==> flow/design.v <==
module control(
    input logic [6:0]op_cc, 
    input logic [2:0]fun3_c, 
    input logic [6:0]fun7_c, 
    input logic calu_br, 
    output logic cmem_wr, 
    output logic cbr, 
    output logic cmem_rd, 
    output logic creg_wr, 
    output logic cmem_reg, 
    output logic [5:0] calu_op, 
    output logic [2:0] cop_a, 
    output logic cop_b, 
    output logic i_type,  
    output logic r_type,
    output logic s_type,
    output logic sb_type,
    output logic u_type,
    output logic uj_type
);
    localparam  
                R_TYPE = 7'b0110011 , 
                R_TYPEW = 7'b0111011 , 
                I_TYPEL = 7'b0000011 , 
                I_TYPE = 7'b0010011 , 
                I_TYPEW = 7'b0011011 , 
                I_TYPEJ = 7'b1100111 , 
                I_TYPEE = 7'b1100111 , 
                S_TYPE = 7'b0100011 , 
                SB_TYPE = 7'b1100011 , 
                U_TYPE = 7'b0010111 , 
                UJ_TYPE = 7'b1101111 ; 
    assign creg_wr = ( (op_cc == R_TYPE) | (op_cc == R_TYPEW) | (op_cc == I_TYPE) | (op_cc == I_TYPEW)
                        | (op_cc == I_TYPEJ) | (op_cc == I_TYPEL) | (op_cc == U_TYPE) | (op_cc == UJ_TYPE)
                        | (op_cc == 7'h37)  
                      ) ? 1'b1 : 1'b0 ;
    assign cop_a = ( (op_cc == R_TYPE) | (op_cc == R_TYPEW) | (op_cc == I_TYPE) | (op_cc == I_TYPEW) | (op_cc == I_TYPEJ)
                        | (op_cc == I_TYPEL) | (op_cc == SB_TYPE)
                    ) ? 1'b1 : 1'b0 ;
    assign cop_b = ( (op_cc == R_TYPE) | (op_cc == R_TYPEW) | (op_cc == SB_TYPE) | (op_cc == S_TYPE)
                    ) ? 1'b1 : 1'b0 ;
    assign cmem_wr = (op_cc == S_TYPE) ? 1'b1 : 1'b0 ;
    assign cmem_rd = (op_cc == I_TYPEL) ? 1'b1 : 1'b0 ;
    assign cmem_reg = (op_cc == I_TYPEL) ? 1'b1 : 1'b0 ;
    assign cbr = (op_cc == SB_TYPE) && (calu_br == 1'b1) ? 1'b1 : 1'b0 ;
    assign i_type = ( (op_cc == I_TYPE) | (op_cc == I_TYPEE) | (op_cc == I_TYPEJ) | (op_cc == I_TYPEL)
                     | (op_cc == I_TYPEW) ) ? 1'b1 : 1'b0 ; 
    assign r_type = ( (op_cc == R_TYPE) | (op_cc == R_TYPEW) ) ? 1'b1 : 1'b0 ;
    assign s_type = (op_cc == S_TYPE) ? 1'b1 : 1'b0 ;
    assign sb_type = (op_cc == SB_TYPE) ? 1'b1 : 1'b0 ;
    assign u_type = (op_cc == U_TYPE) ? 1'b1 : 1'b0 ;
    assign uj_type = (op_cc == UJ_TYPE) ? 1'b1 : 1'b0 ;
    assign calu_op =   ((op_cc == 7'h03) && (fun3_c == 3'h0)) ? 6'd1 :  
                       ((op_cc == 7'h03) && (fun3_c == 3'h1)) ? 6'd2 :   
                       ((op_cc == 7'h03) && (fun3_c == 3'h2)) ? 6'd3 :   
                       ((op_cc == 7'h03) && (fun3_c == 3'h3)) ? 6'd4 :   
                       ((op_cc == 7'h03) && (fun3_c == 3'h4)) ? 6'd5 :   
                       ((op_cc == 7'h03) && (fun3_c == 3'h5)) ? 6'd6 :   
                       ((op_cc == 7'h03) && (fun3_c == 3'h6)) ? 6'd7 :   
                       ((op_cc == 7'h13) && (fun3_c == 3'h0)) ? 6'd8 :   
                       ((op_cc == 7'h13) && (fun3_c == 3'h1) && (fun7_c == 7'h0)) ? 6'd9 :   
                       ((op_cc == 7'h13) && (fun3_c == 3'h2)) ? 6'd10 :   
                       ((op_cc == 7'h13) && (fun3_c == 3'h3)) ? 6'd11 :   
                       ((op_cc == 7'h13) && (fun3_c == 3'h4)) ? 6'd12 :   
                       ((op_cc == 7'h13) && (fun3_c == 3'h5) && (fun7_c == 7'h00)) ? 6'd13 :   
                       ((op_cc == 7'h13) && (fun3_c == 3'h5) && (fun7_c == 7'h20)) ? 6'd14 :   
                       ((op_cc == 7'h13) && (fun3_c == 3'h6)) ? 6'd15 :   
                       ((op_cc == 7'h13) && (fun3_c == 3'h7)) ? 6'd16 :   
                       ((op_cc == 7'h17)) ? 6'd17 :   
                       ((op_cc == 7'h23) && (fun3_c == 3'h0)) ? 6'd18 :   
                       ((op_cc == 7'h23) && (fun3_c == 3'h1)) ? 6'd19 :   
                       ((op_cc == 7'h23) && (fun3_c == 3'h2)) ? 6'd20 :   
                       ((op_cc == 7'h23) && (fun3_c == 3'h3)) ? 6'd21 :   
                       ((op_cc == 7'h33) && (fun3_c == 3'h0) && (fun7_c == 7'h00)) ? 6'd22 :   
                       ((op_cc == 7'h33) && (fun3_c == 3'h0) && (fun7_c == 7'h20)) ? 6'd23 :   
                       ((op_cc == 7'h33) && (fun3_c == 3'h1) && (fun7_c == 7'h00)) ? 6'd24 :   
                       ((op_cc == 7'h33) && (fun3_c == 3'h2) && (fun7_c == 7'h00)) ? 6'd25 :   
                       ((op_cc == 7'h33) && (fun3_c == 3'h3) && (fun7_c == 7'h00)) ? 6'd26 :   
                       ((op_cc == 7'h33) && (fun3_c == 3'h4) && (fun7_c == 7'h00)) ? 6'd27 :   
                       ((op_cc == 7'h33) && (fun3_c == 3'h5) && (fun7_c == 7'h00)) ? 6'd28 :   
                       ((op_cc == 7'h33) && (fun3_c == 3'h5) && (fun7_c == 7'h20)) ? 6'd29 :   
                       ((op_cc == 7'h33) && (fun3_c == 3'h6) && (fun7_c == 7'h00)) ? 6'd30 :   
                       ((op_cc == 7'h33) && (fun3_c == 3'h7) && (fun7_c == 7'h00)) ? 6'd31 :   
                       ((op_cc == 7'h37)) ? 6'd32 :   
                       ((op_cc == 7'h63) && (fun3_c == 3'h0)) ? 6'd33 :   
                       ((op_cc == 7'h63) && (fun3_c == 3'h1)) ? 6'd34 :   
                       ((op_cc == 7'h63) && (fun3_c == 3'h4)) ? 6'd35 :   
                       ((op_cc == 7'h63) && (fun3_c == 3'h5)) ? 6'd36 :   
                       ((op_cc == 7'h63) && (fun3_c == 3'h6)) ? 6'd37 :   
                       ((op_cc == 7'h63) && (fun3_c == 3'h7)) ? 6'd38 :   
                       ((op_cc == 7'h67) && (fun3_c == 3'h0)) ? 6'd39 :   
                       ((op_cc == 7'h6F)) ? 6'd40 : 6'd0 ;  
endmodule
module imm_gen(
        input logic [31:0] instr,  
        output logic [31:0] imm  
    );
    always_comb begin
        imm = 32'd0;
        if (instr[6:0] == 7'h03 || instr[6:0] == 7'h13 || instr[6:0] == 7'h1B || instr[6:0] == 7'h67 || instr[6:0] == 7'h73)begin  
            imm = {{20{instr[31]}}, {instr [31:20]}};
        end
        else if (instr[6:0] == 7'h23)begin  
            imm = { {20{instr[31]}}, {instr [31:25],instr [11:7]}};
        end
        else if (instr[6:0] == 7'h63)begin  
            imm = { {19{instr[31]}},instr[31],instr[7],instr [30:25] ,instr[11:8],1'b0 };
        end
        else if (instr[6:0] == 7'h17 || instr[6:0] == 7'h37)begin  
            imm = {instr[31:12],12'b0};
        end
        else if (instr[6:0] == 7'h6F)begin  
            imm = { {11{instr[31]}}, instr[31], instr[19:12], instr[20], instr[30:21], 1'b0};
        end
    end
endmodule
module alu(
    input logic clk,
    input logic rst,  
    input logic [31:0] aop_a,
    input logic [31:0] aop_b,
    input logic [31:0] aimm,
    input logic [5:0] alu_op,
    input logic [31:0] apc,
    output logic cond,  
    output logic branch,
    output logic [31:0] result
);
always_comb begin
    cond = 1'b0;
    if (alu_op ==  6'd33)begin  
        if (aop_a == aop_b)begin
            cond = 1'b1;
        end 
    end
    if (alu_op ==  6'd34)begin  
        if (aop_a != aop_b)begin
            cond = 1'b1;
        end 
    end
    if (alu_op == 6'd35)begin  
        if ($signed(aop_a) < $signed(aop_b))begin
            cond = 1'b1;
        end 
    end
    if (alu_op == 6'd36)begin  
        if ($signed(aop_a) >= $signed(aop_b))begin
            cond = 1'b1;
        end     
    end
    if ($unsigned(alu_op) == $unsigned(6'd37))begin  
        if (aop_a < aop_b)begin
            cond = 1'b1;
        end 
    end
    if ($unsigned(alu_op) ==  $unsigned(6'd38))begin  
        if (aop_a >= aop_b)begin
            cond = 1'b1;
        end 
    end
end
always_ff @(posedge clk) begin
    if (rst == 1'b1)begin
        result <= 32'd0;
        branch <= 1'b0;
    end
    else begin
    branch <= cond;
    if (alu_op ==  6'd1)begin  
        result <= aop_a + aimm;
    end
    if (alu_op ==  6'd2)begin  
        result <= aop_a + aimm;
    end
    if (alu_op ==  6'd3)begin  
        result <= aop_a + aimm;
    end
    if (alu_op ==  6'd4)begin  
        result <= aop_a + aimm;
    end
    if (alu_op ==  6'd5)begin  
        result <= aop_a + aimm;
    end
    if (alu_op ==  6'd6)begin  
        result <= aop_a + aimm;
    end
    if (alu_op ==  6'd7)begin  
        result <= aop_a + aimm;
    end
    if (alu_op ==  6'd8)begin  
        result <= aop_a + aimm;
    end
    if (alu_op ==  6'd9)begin  
        result <= aop_a << aimm[4:0];
    end
    if (alu_op ==  6'd10)begin  
        result <= $signed(aop_a) < $signed(aimm) ? 32'd1 : 32'd0;
    end
    if ($unsigned(alu_op) == $unsigned(6'd11))begin  
        result <= aop_a < aimm ? 32'd1 : 32'd0;
    end
    if (alu_op ==  6'd12)begin  
        result <= aop_a ^ aimm;
    end
    if (alu_op ==  6'd13)begin  
        result <= aop_a >> aimm[4:0];
    end
    if (alu_op ==  6'd14)begin  
        result <= $signed(aop_a) >>> aimm[4:0];
    end
    if (alu_op ==  6'd15)begin  
        result <= aop_a | aimm;
    end
    if (alu_op ==  6'd16)begin  
        result <= aop_a & aimm;
    end
    if (alu_op ==  6'd17)begin  
        result <= apc + aimm;
    end
    if (alu_op ==  6'd18)begin  
        result <= aop_a + aimm;
    end
    if (alu_op ==  6'd19)begin  
        result <= aop_a + aimm;
    end
    if (alu_op ==  6'd20)begin  
        result <= aop_a + aimm;
    end
    if (alu_op ==  6'd21)begin  
        result <= aop_a + aimm;
    end
    if (alu_op ==  6'd22)begin  
        result <= aop_a + aop_b;
    end
    if (alu_op ==  6'd23)begin  
        result <= aop_a - aop_b;
    end
    if (alu_op ==  6'd24)begin  
        result <= aop_a << aop_b[4:0];
    end
    if (alu_op ==  6'd25)begin  
        result <= $signed(aop_a) < $signed(aop_b) ? 32'd1 : 32'd0;
    end
    if ($unsigned(alu_op) ==  $unsigned(6'd26))begin  
        result <= aop_a < aop_b ? 32'd1 : 32'd0;
    end
    if (alu_op ==  6'd27)begin  
        result <= aop_a ^ aop_b;
    end
    if (alu_op ==  6'd28)begin  
        result <= aop_a >> aop_b[4:0];
    end
    if (alu_op ==  6'd29)begin  
        result <= $signed(aop_a) >>> aop_b[4:0];
    end
    if (alu_op ==  6'd30)begin  
        result <= aop_a | aop_b;
    end
    if (alu_op ==  6'd31)begin  
        result <= aop_a & aop_b;
    end
    if (alu_op ==  6'd32)begin  
        result <= aimm;
    end
    if (alu_op ==  6'd39)begin  
        result <= apc + 32'd4;
    end
    if (alu_op ==  6'd40)begin  
        result <= apc + 32'd4;
    end
    end
end
endmodule
module ifu(
    input logic ibranch,  
    input logic i_typej,  
    input logic sb_type,  
    input logic uj_type,  
    input logic [31:0] iop_a,  
    input logic [31:0] imm,
    input logic [31:0] pci,  
    input logic clk, 
    input logic rst,  
    output logic [31:0] pc  
);
always_ff @(posedge clk) begin
    if (rst == 1'b1)begin
    pc <= 32'd0;
    end
    else if (sb_type == 1'b1 && ibranch == 1'b1)begin  
    pc <= pci + imm;
    end
    else if (i_typej == 1'b1)begin  
    pc <= (iop_a + imm) & 32'hFFFF_FFFE;
    end
    else if (uj_type == 1'b1)begin  
    pc <= pci + imm;
    end
    else begin
        pc <= pci + 32'd4;
    end
end
endmodule
module bolt_exec(
    input logic clk,
    input logic rst,  
    input logic [31:0] instr,  
    input logic [31:0] rs1,  
    input logic [31:0] rs2,  
    input logic [31:0] pc,  
    output logic [31:0] result,  
    output logic [31:0] next_pc,  
    output logic branch,  
    output logic reg_wr,  
    output logic mem_wr,  
    output logic mem_rd  
);
    logic cmem_wr, cbr, cmem_rd, creg_wr, cmem_reg, cop_b;
    logic [2:0] cop_a;
    logic [5:0] calu_op;
    logic i_type, r_type, s_type, sb_type, u_type, uj_type;
    logic [31:0] imm;
    logic cond;
    control u_control (
        .op_cc(instr[6:0]), .fun3_c(instr[14:12]), .fun7_c(instr[31:25]), .calu_br(cond),
        .cmem_wr(cmem_wr), .cbr(cbr), .cmem_rd(cmem_rd), .creg_wr(creg_wr), .cmem_reg(cmem_reg),
        .calu_op(calu_op), .cop_a(cop_a), .cop_b(cop_b),
        .i_type(i_type), .r_type(r_type), .s_type(s_type), .sb_type(sb_type), .u_type(u_type),
        .uj_type(uj_type)
    );
    imm_gen u_imm_gen (.instr(instr), .imm(imm));
    alu u_alu (
        .clk(clk), .rst(rst), .aop_a(rs1), .aop_b(rs2), .aimm(imm), .alu_op(calu_op), .apc(pc),
        .cond(cond), .branch(branch), .result(result)
    );
    ifu u_ifu (
        .ibranch(cbr), .i_typej(calu_op == 6'd39), .sb_type(sb_type), .uj_type(calu_op == 6'd40),
        .iop_a(rs1), .imm(imm), .pci(pc), .clk(clk), .rst(rst), .pc(next_pc)
    );
    always_ff @(posedge clk) begin
        if (rst == 1'b1)begin
            reg_wr <= 1'b0;
            mem_wr <= 1'b0;
            mem_rd <= 1'b0;
        end
        else begin
            reg_wr <= creg_wr;
            mem_wr <= cmem_wr;
            mem_rd <= cmem_rd;
        end
    end
endmodule
== From RTL to reports: bolt_exec ==
What the tools print for bolt_exec, step after step.
Line numbers count from 1 in the design file above.
The mark n/a stands for no value.

* Design top: bolt_exec
* Clock: clk
* Library: sky130hd
* Corner: tt_025C_1v80

== Word level ==
Yosys after proc, flatten, opt, wreduce and memory -nomap, before mapping. Memory bits, and registers merged into a memory's read port (data or address), are not among the register bits. Print and check cells are not counted.

* $add $sub $neg: 5
* Magnitude comparators: 6
* Eq/ne operators: 62
* Shift-type cells: 6
* Muxes and demuxes: 103
* Bitwise operators: 14
* Reductions and logical operators: 57

{| class="wikitable"
|+ Operators with widths
! kind !! number
|-
| 2-to-1 mux 32 bit || 42
|-
| 2-to-1 mux 6 bit || 40
|-
| less-than comparator 32 bit || 4
|-
| adder 32 bit || 3
|-
| == test 6 x 5 -> 1 bit with constant B || 16
|-
| greater-or-equal comparator 32 bit || 2
|-
| bitwise AND 32 bit || 2
|-
| bitwise OR 32 bit || 2
|-
| bitwise XOR 32 bit || 2
|-
| << shifter 32 x 5 -> 32 bit || 2
|-
| >> shifter 32 x 5 -> 32 bit || 2
|-
| >>> shifter 32 x 5 -> 32 bit || 2
|-
| == test 6 bit with constant B || 9
|-
| logical AND 1 bit || 49
|-
| == test 6 x 4 -> 1 bit with constant B || 8
|-
| == test 7 x 6 -> 1 bit with constant B || 5
|-
| nonzero test 34 bit || 1
|-
| adder 32 x 3 -> 32 bit with constant B || 1
|-
| subtractor 32 bit || 1
|-
| == test 32 bit || 1
|-
| != test 32 bit || 1
|-
| == test 7 bit with constant B || 4
|-
| == test 6 x 3 -> 1 bit with constant B || 4
|-
| == test 7 x 5 -> 1 bit with constant B || 3
|-
| 2-to-1 mux 1 bit || 21
|-
| == test 3 bit with constant B || 4
|-
| == test 6 x 2 -> 1 bit with constant B || 2
|-
| bitwise OR 1 bit || 8
|}

Other operator kinds: 7; their cells: 12.

* Register bits after elaboration: 68
* Bits of input ports: 130
* Output and inout port bits: 68
* Elaborated cells: 259

== Logic depth ==
Yosys ltp: most cells in a row. Word level: on the elaborated netlist, between registers, memories and ports. Mapped: between sequential cells and ports; inverters and the memories' decode and read muxes count.

* Word-level depth: 76
* ABC_AREA: 0
* Depth in mapped cells: 24

== Netlist ==
Source: synth_stat.txt of the flow (Yosys; design flattened, memories mapped). It holds for the ABC_AREA given above (unset counts as 0); a run with the other value may have another netlist.

{| class="wikitable"
|+ Cells by type
! cell type !! number !! total area (µm²)
|-
| sky130_fd_sc_hd__ha_1 || 243 || 3.04E+03
|-
| sky130_fd_sc_hd__a21oi_1 || 386 || 1.93E+03
|-
| sky130_fd_sc_hd__dfxtp_1 || 68 || 1.36E+03
|-
| sky130_fd_sc_hd__nand2_1 || 358 || 1.34E+03
|-
| sky130_fd_sc_hd__o21ai_0 || 267 || 1.34E+03
|-
| sky130_fd_sc_hd__nor2_1 || 349 || 1.31E+03
|-
| sky130_fd_sc_hd__clkbuf_1 || 219 || 822.038
|-
| sky130_fd_sc_hd__nand3_1 || 161 || 805.773
|-
| sky130_fd_sc_hd__a211oi_1 || 106 || 795.763
|-
| sky130_fd_sc_hd__mux2i_1 || 72 || 720.691
|-
| sky130_fd_sc_hd__o211ai_1 || 91 || 683.155
|-
| sky130_fd_sc_hd__xnor2_1 || 72 || 630.605
|-
| sky130_fd_sc_hd__nor3_1 || 123 || 615.59
|-
| sky130_fd_sc_hd__inv_1 || 153 || 574.301
|-
| sky130_fd_sc_hd__a221oi_1 || 50 || 437.92
|-
| sky130_fd_sc_hd__a21o_1 || 56 || 420.403
|-
| sky130_fd_sc_hd__xor2_1 || 46 || 402.886
|-
| sky130_fd_sc_hd__o221ai_1 || 42 || 367.853
|}

Not listed: further types 94, cells in them 973.

* Cells in the netlist: 3,835
* Mapped area: 25,274.2 µm²
* Sequential area: 1,361.3 µm²
* Flip-flops: 68
* Buffer cells: 310

The figures by module come from a second, unflattened synthesis with its own total; it is not the netlist above.

* Cells (unflattened synthesis): 4,104
* Area total of the unflattened synthesis: 27,548.9 µm²

Each row is one instance without its submodules.

{| class="wikitable"
|+ Modules
! module !! instances !! cells !! area (µm²)
|-
| alu || 1 || 3,199 || 21,006.4
|-
| ifu || 1 || 677 || 5,043.6
|-
| control || 1 || 124 || 769.5
|-
| imm_gen || 1 || 93 || 605.6
|-
| bolt_exec || 1 || 11 || 123.9
|}

== Timing after synthesis ==
Source: OpenSTA report_checks on the synthesized netlist (no wires, ideal clock, input and output delay 20% of the period each), path of least setup slack; recovery checks are left aside. Register names are those of the netlist, which keeps one name where synthesis merged equal registers.

* Path type: input port to flip-flop
* From: input instr[5]
* To: register u_alu.result[30]
* Clock period: 6,500 ps
* Launch time at the first pin: 1,300 ps
* Arrival time: 5,396 ps
* Data required time: 6,374 ps
* Slack: 978 ps
* Path delay: 4,222 ps
* Stages on the path: 22
* Path buffers: 5
* Synthesis period reached: 5,522 ps

"path delay" = arrival - input delay + setup time.
"stages on the path": output pins that drive a net of the path, with the launching flip-flop's if there is one; two outputs of one cell count as two.
"synthesis period reached" is the clock period less the worst setup slack; recovery checks do not enter. This is arithmetic on one report: input and output delays are still those of the set period (20% each).
Between the ends stands the longest chain of elaborated cells between them, by number of cells; it is not shown to be the way that was timed. Of several equally long chains one is given.
A line is the first line of the expression or statement that the cell stems from. Yosys adds cells for indexed reads and writes and turns some case tables into memories.
At most two assigning lines are given for a register; there are more.

* Cells stage by stage: sky130_fd_sc_hd__buf_2 sky130_fd_sc_hd__nor2b_1 sky130_fd_sc_hd__and3_1 sky130_fd_sc_hd__buf_2 sky130_fd_sc_hd__o21ai_2 sky130_fd_sc_hd__inv_2 sky130_fd_sc_hd__buf_2 sky130_fd_sc_hd__buf_2 sky130_fd_sc_hd__buf_2 sky130_fd_sc_hd__fa_1 sky130_fd_sc_hd__a21oi_1 sky130_fd_sc_hd__nand4b_1 sky130_fd_sc_hd__a21bo_2 sky130_fd_sc_hd__a21oi_1 sky130_fd_sc_hd__nor2_1 sky130_fd_sc_hd__o41ai_1 sky130_fd_sc_hd__a211oi_1 sky130_fd_sc_hd__o31ai_1 sky130_fd_sc_hd__xnor2_1 sky130_fd_sc_hd__nand2_1 sky130_fd_sc_hd__a41oi_1 sky130_fd_sc_hd__o21ai_0
* Cells in the longest elaborated chain: 76
* Elaborated cells on any way between the ends: 185

{| class="wikitable"
|+ Ends and longest elaborated chain, after synthesis
! item !! RTL line !! source
|-
| from (decl) || 307 || <nowiki>input logic [31:0] instr,</nowiki>
|-
| == test 7 bit || 92 || <nowiki>((op_cc == 7'h6F)) ? 6'd40 : 6'd0 ;</nowiki>
|-
| 2-to-1 mux 6 bit || 92 ||
|-
| 2-to-1 mux 6 bit || 91 || <nowiki>((op_cc == 7'h67) && (fun3_c == 3'h0)) ? 6'd39 :</nowiki>
|-
| 2-to-1 mux 6 bit || 90 || <nowiki>((op_cc == 7'h63) && (fun3_c == 3'h7)) ? 6'd38 :</nowiki>
|-
| 2-to-1 mux 6 bit || 89 || <nowiki>((op_cc == 7'h63) && (fun3_c == 3'h6)) ? 6'd37 :</nowiki>
|-
| 2-to-1 mux 6 bit || 88 || <nowiki>((op_cc == 7'h63) && (fun3_c == 3'h5)) ? 6'd36 :</nowiki>
|-
| 2-to-1 mux 6 bit || 87 || <nowiki>((op_cc == 7'h63) && (fun3_c == 3'h4)) ? 6'd35 :</nowiki>
|-
| [62 not listed] || n/a ||
|-
| 2-to-1 mux 32 bit || 250 || <nowiki>if (alu_op ==  6'd28)begin</nowiki>
|-
| 2-to-1 mux 32 bit || 253 || <nowiki>if (alu_op ==  6'd29)begin</nowiki>
|-
| 2-to-1 mux 32 bit || 256 || <nowiki>if (alu_op ==  6'd30)begin</nowiki>
|-
| 2-to-1 mux 32 bit || 259 || <nowiki>if (alu_op ==  6'd31)begin</nowiki>
|-
| 2-to-1 mux 32 bit || 262 || <nowiki>if (alu_op ==  6'd32)begin</nowiki>
|-
| 2-to-1 mux 32 bit || 265 || <nowiki>if (alu_op ==  6'd39)begin</nowiki>
|-
| 2-to-1 mux 32 bit || 268 || <nowiki>if (alu_op ==  6'd40)begin</nowiki>
|-
| to (assign) || 266 || <nowiki>result <= apc + 32'd4;</nowiki>
|-
| to (assign) || 269 || <nowiki>result <= apc + 32'd4;</nowiki>
|-
| to (decl) || 127 || <nowiki>output logic [31:0] result</nowiki>
|}

== Path in the finished layout ==
From the final timing report of run 3: the path of least setup slack in the routed layout; clock arrival at registers is part of the times.
The path's times are printed in steps of 10 ps; the period is the one set.

* Path type: input port to flip-flop
* From: input instr[5]
* To: register u_alu.result[27]
* Clock period: 6,110 ps
* Launch time at the first pin: 1,220 ps
* Arrival time: 6,210 ps
* Data required time: 6,420 ps
* Slack: 200 ps
* Stages on the path: 20
* Path buffers: 8

Between the ends stands the longest chain of elaborated cells between them, by number of cells; it is not shown to be the way that was timed. Of several equally long chains one is given.
At most two assigning lines are given for a register; there are more.

* Cells stage by stage: sky130_fd_sc_hd__clkdlybuf4s50_1 sky130_fd_sc_hd__buf_4 sky130_fd_sc_hd__buf_4 sky130_fd_sc_hd__nor4bb_2 sky130_fd_sc_hd__buf_4 sky130_fd_sc_hd__nand4_2 sky130_fd_sc_hd__buf_4 sky130_fd_sc_hd__nor3_1 sky130_fd_sc_hd__buf_4 sky130_fd_sc_hd__o31ai_1 sky130_fd_sc_hd__and3_1 sky130_fd_sc_hd__a211oi_1 sky130_fd_sc_hd__buf_4 sky130_fd_sc_hd__a21oi_1 sky130_fd_sc_hd__buf_4 sky130_fd_sc_hd__o22ai_1 sky130_fd_sc_hd__nor2_1 sky130_fd_sc_hd__o2111a_1 sky130_fd_sc_hd__o21ai_0 sky130_fd_sc_hd__a31o_2
* Cells in the longest elaborated chain: 76
* Elaborated cells on any way between the ends: 185

{| class="wikitable"
|+ Ends and longest elaborated chain, post-layout
! item !! RTL line !! source
|-
| from (decl) || 307 || <nowiki>input logic [31:0] instr,</nowiki>
|-
| == test 7 bit || 92 || <nowiki>((op_cc == 7'h6F)) ? 6'd40 : 6'd0 ;</nowiki>
|-
| 2-to-1 mux 6 bit || 92 ||
|-
| 2-to-1 mux 6 bit || 91 || <nowiki>((op_cc == 7'h67) && (fun3_c == 3'h0)) ? 6'd39 :</nowiki>
|-
| 2-to-1 mux 6 bit || 90 || <nowiki>((op_cc == 7'h63) && (fun3_c == 3'h7)) ? 6'd38 :</nowiki>
|-
| 2-to-1 mux 6 bit || 89 || <nowiki>((op_cc == 7'h63) && (fun3_c == 3'h6)) ? 6'd37 :</nowiki>
|-
| 2-to-1 mux 6 bit || 88 || <nowiki>((op_cc == 7'h63) && (fun3_c == 3'h5)) ? 6'd36 :</nowiki>
|-
| 2-to-1 mux 6 bit || 87 || <nowiki>((op_cc == 7'h63) && (fun3_c == 3'h4)) ? 6'd35 :</nowiki>
|-
| [62 not listed] || n/a ||
|-
| 2-to-1 mux 32 bit || 250 || <nowiki>if (alu_op ==  6'd28)begin</nowiki>
|-
| 2-to-1 mux 32 bit || 253 || <nowiki>if (alu_op ==  6'd29)begin</nowiki>
|-
| 2-to-1 mux 32 bit || 256 || <nowiki>if (alu_op ==  6'd30)begin</nowiki>
|-
| 2-to-1 mux 32 bit || 259 || <nowiki>if (alu_op ==  6'd31)begin</nowiki>
|-
| 2-to-1 mux 32 bit || 262 || <nowiki>if (alu_op ==  6'd32)begin</nowiki>
|-
| 2-to-1 mux 32 bit || 265 || <nowiki>if (alu_op ==  6'd39)begin</nowiki>
|-
| 2-to-1 mux 32 bit || 268 || <nowiki>if (alu_op ==  6'd40)begin</nowiki>
|-
| to (assign) || 266 || <nowiki>result <= apc + 32'd4;</nowiki>
|-
| to (assign) || 269 || <nowiki>result <= apc + 32'd4;</nowiki>
|-
| to (decl) || 127 || <nowiki>output logic [31:0] result</nowiki>
|}

Add stored flow runs of bolt_exec

bolt_exec through Yosys and OpenROAD on sky130hd: 4 stored runs, unordered, with their settings and measured results. The constraints put input and output delay at 20% of the set period each and load the outputs with 0.01 pF.
"achieved period" = clock period - worst setup slack. The figure is calculated, with input and output delays left at 20% of the set period.
"time of the worst setup path" is the time allowed to the run's worst setup path (the clock period less input and output delay, where it has them) less its slack. Clock arrival times count: a late capture clock shortens it, a late launch clock lengthens it.
"total power after layout" rests on the timing tool's default activity at the inputs, not on a simulated workload.
"time of the worst setup path" is known to 10 ps.

=== Run 1 ===
{| class="wikitable"
! Setting !! Value
|-
| CELL_PAD_IN_SITES_DETAIL_PLACEMENT || 2
|-
| CORE_UTILIZATION || 28
|-
| CTS_CLUSTER_SIZE || 53
|-
| HOLD_SLACK_MARGIN || 0.19
|-
| MAX_ROUTING_LAYER || met4
|-
| MIN_ROUTING_LAYER || met2
|-
| PLACE_DENSITY_LB_ADDON || 0.13
|-
| SETUP_SLACK_MARGIN || 0.5
|-
| SLEW_MARGIN || 0
|-
| period_ns || 3.64
|-
| CAP_MARGIN || 20
|-
| CORE_MARGIN || 2
|}
Not finished: clock tree synthesis ended with error DPL-0033.

=== Run 2 ===
{| class="wikitable"
! Setting !! Value
|-
| ABC_AREA || 1
|-
| CAP_MARGIN || 40
|-
| CELL_PAD_IN_SITES_GLOBAL_PLACEMENT || 1
|-
| CORE_MARGIN || 8
|-
| CORE_UTILIZATION || 60
|-
| CTS_CLUSTER_DIAMETER || 185
|-
| CTS_CLUSTER_SIZE || 22
|-
| GPL_TIMING_DRIVEN || 0
|-
| MAX_ROUTING_LAYER || met4
|-
| MIN_ROUTING_LAYER || met2
|-
| PLACE_DENSITY || 0.48
|-
| SETUP_SLACK_MARGIN || 0.5
|-
| TNS_END_PERCENT || 60
|-
| period_ns || 6.54
|-
| SLEW_MARGIN || 20
|}
Not finished: placement ended with error GPL-0301.

=== Run 3 ===
{| class="wikitable"
! Setting !! Value
|-
| CORE_UTILIZATION || 28
|-
| SETUP_SLACK_MARGIN || 0.28
|-
| period_ns || 6.11
|-
| CAP_MARGIN || 20
|-
| CORE_MARGIN || 2
|-
| SLEW_MARGIN || 20
|-
! Result !! Value
|-
| Time of the worst setup path || 4,690 ps
|-
| Kind of the worst setup path || input port to flip-flop
|-
| Final setup TNS || 0 ps
|-
| Cell area after synthesis || 25,274.2 µm²
|-
| Total power after layout || 3,767 uW
|-
| Die outline area || 92,683.7 µm²
|-
| Achieved period || 5,907 ps
|-
| Standard-cell area after routing || 35,585.4 µm²
|-
| Utilization after routing || 0.397
|-
| Lowest setup slack || 203 ps
|-
| Worst-case hold slack || 513 ps
|}

=== Run 4 ===
{| class="wikitable"
! Setting !! Value
|-
| CAP_MARGIN || 15
|-
| CELL_PAD_IN_SITES_DETAIL_PLACEMENT || 2
|-
| CORE_UTILIZATION || 28
|-
| CTS_CLUSTER_SIZE || 53
|-
| HOLD_SLACK_MARGIN || 0.19
|-
| MAX_ROUTING_LAYER || met4
|-
| MIN_ROUTING_LAYER || met2
|-
| PLACE_DENSITY_LB_ADDON || 0.13
|-
| SLEW_MARGIN || 0
|-
| period_ns || 3.64
|-
| CORE_MARGIN || 2
|}
Not finished: clock tree synthesis ended with error DPL-0033.
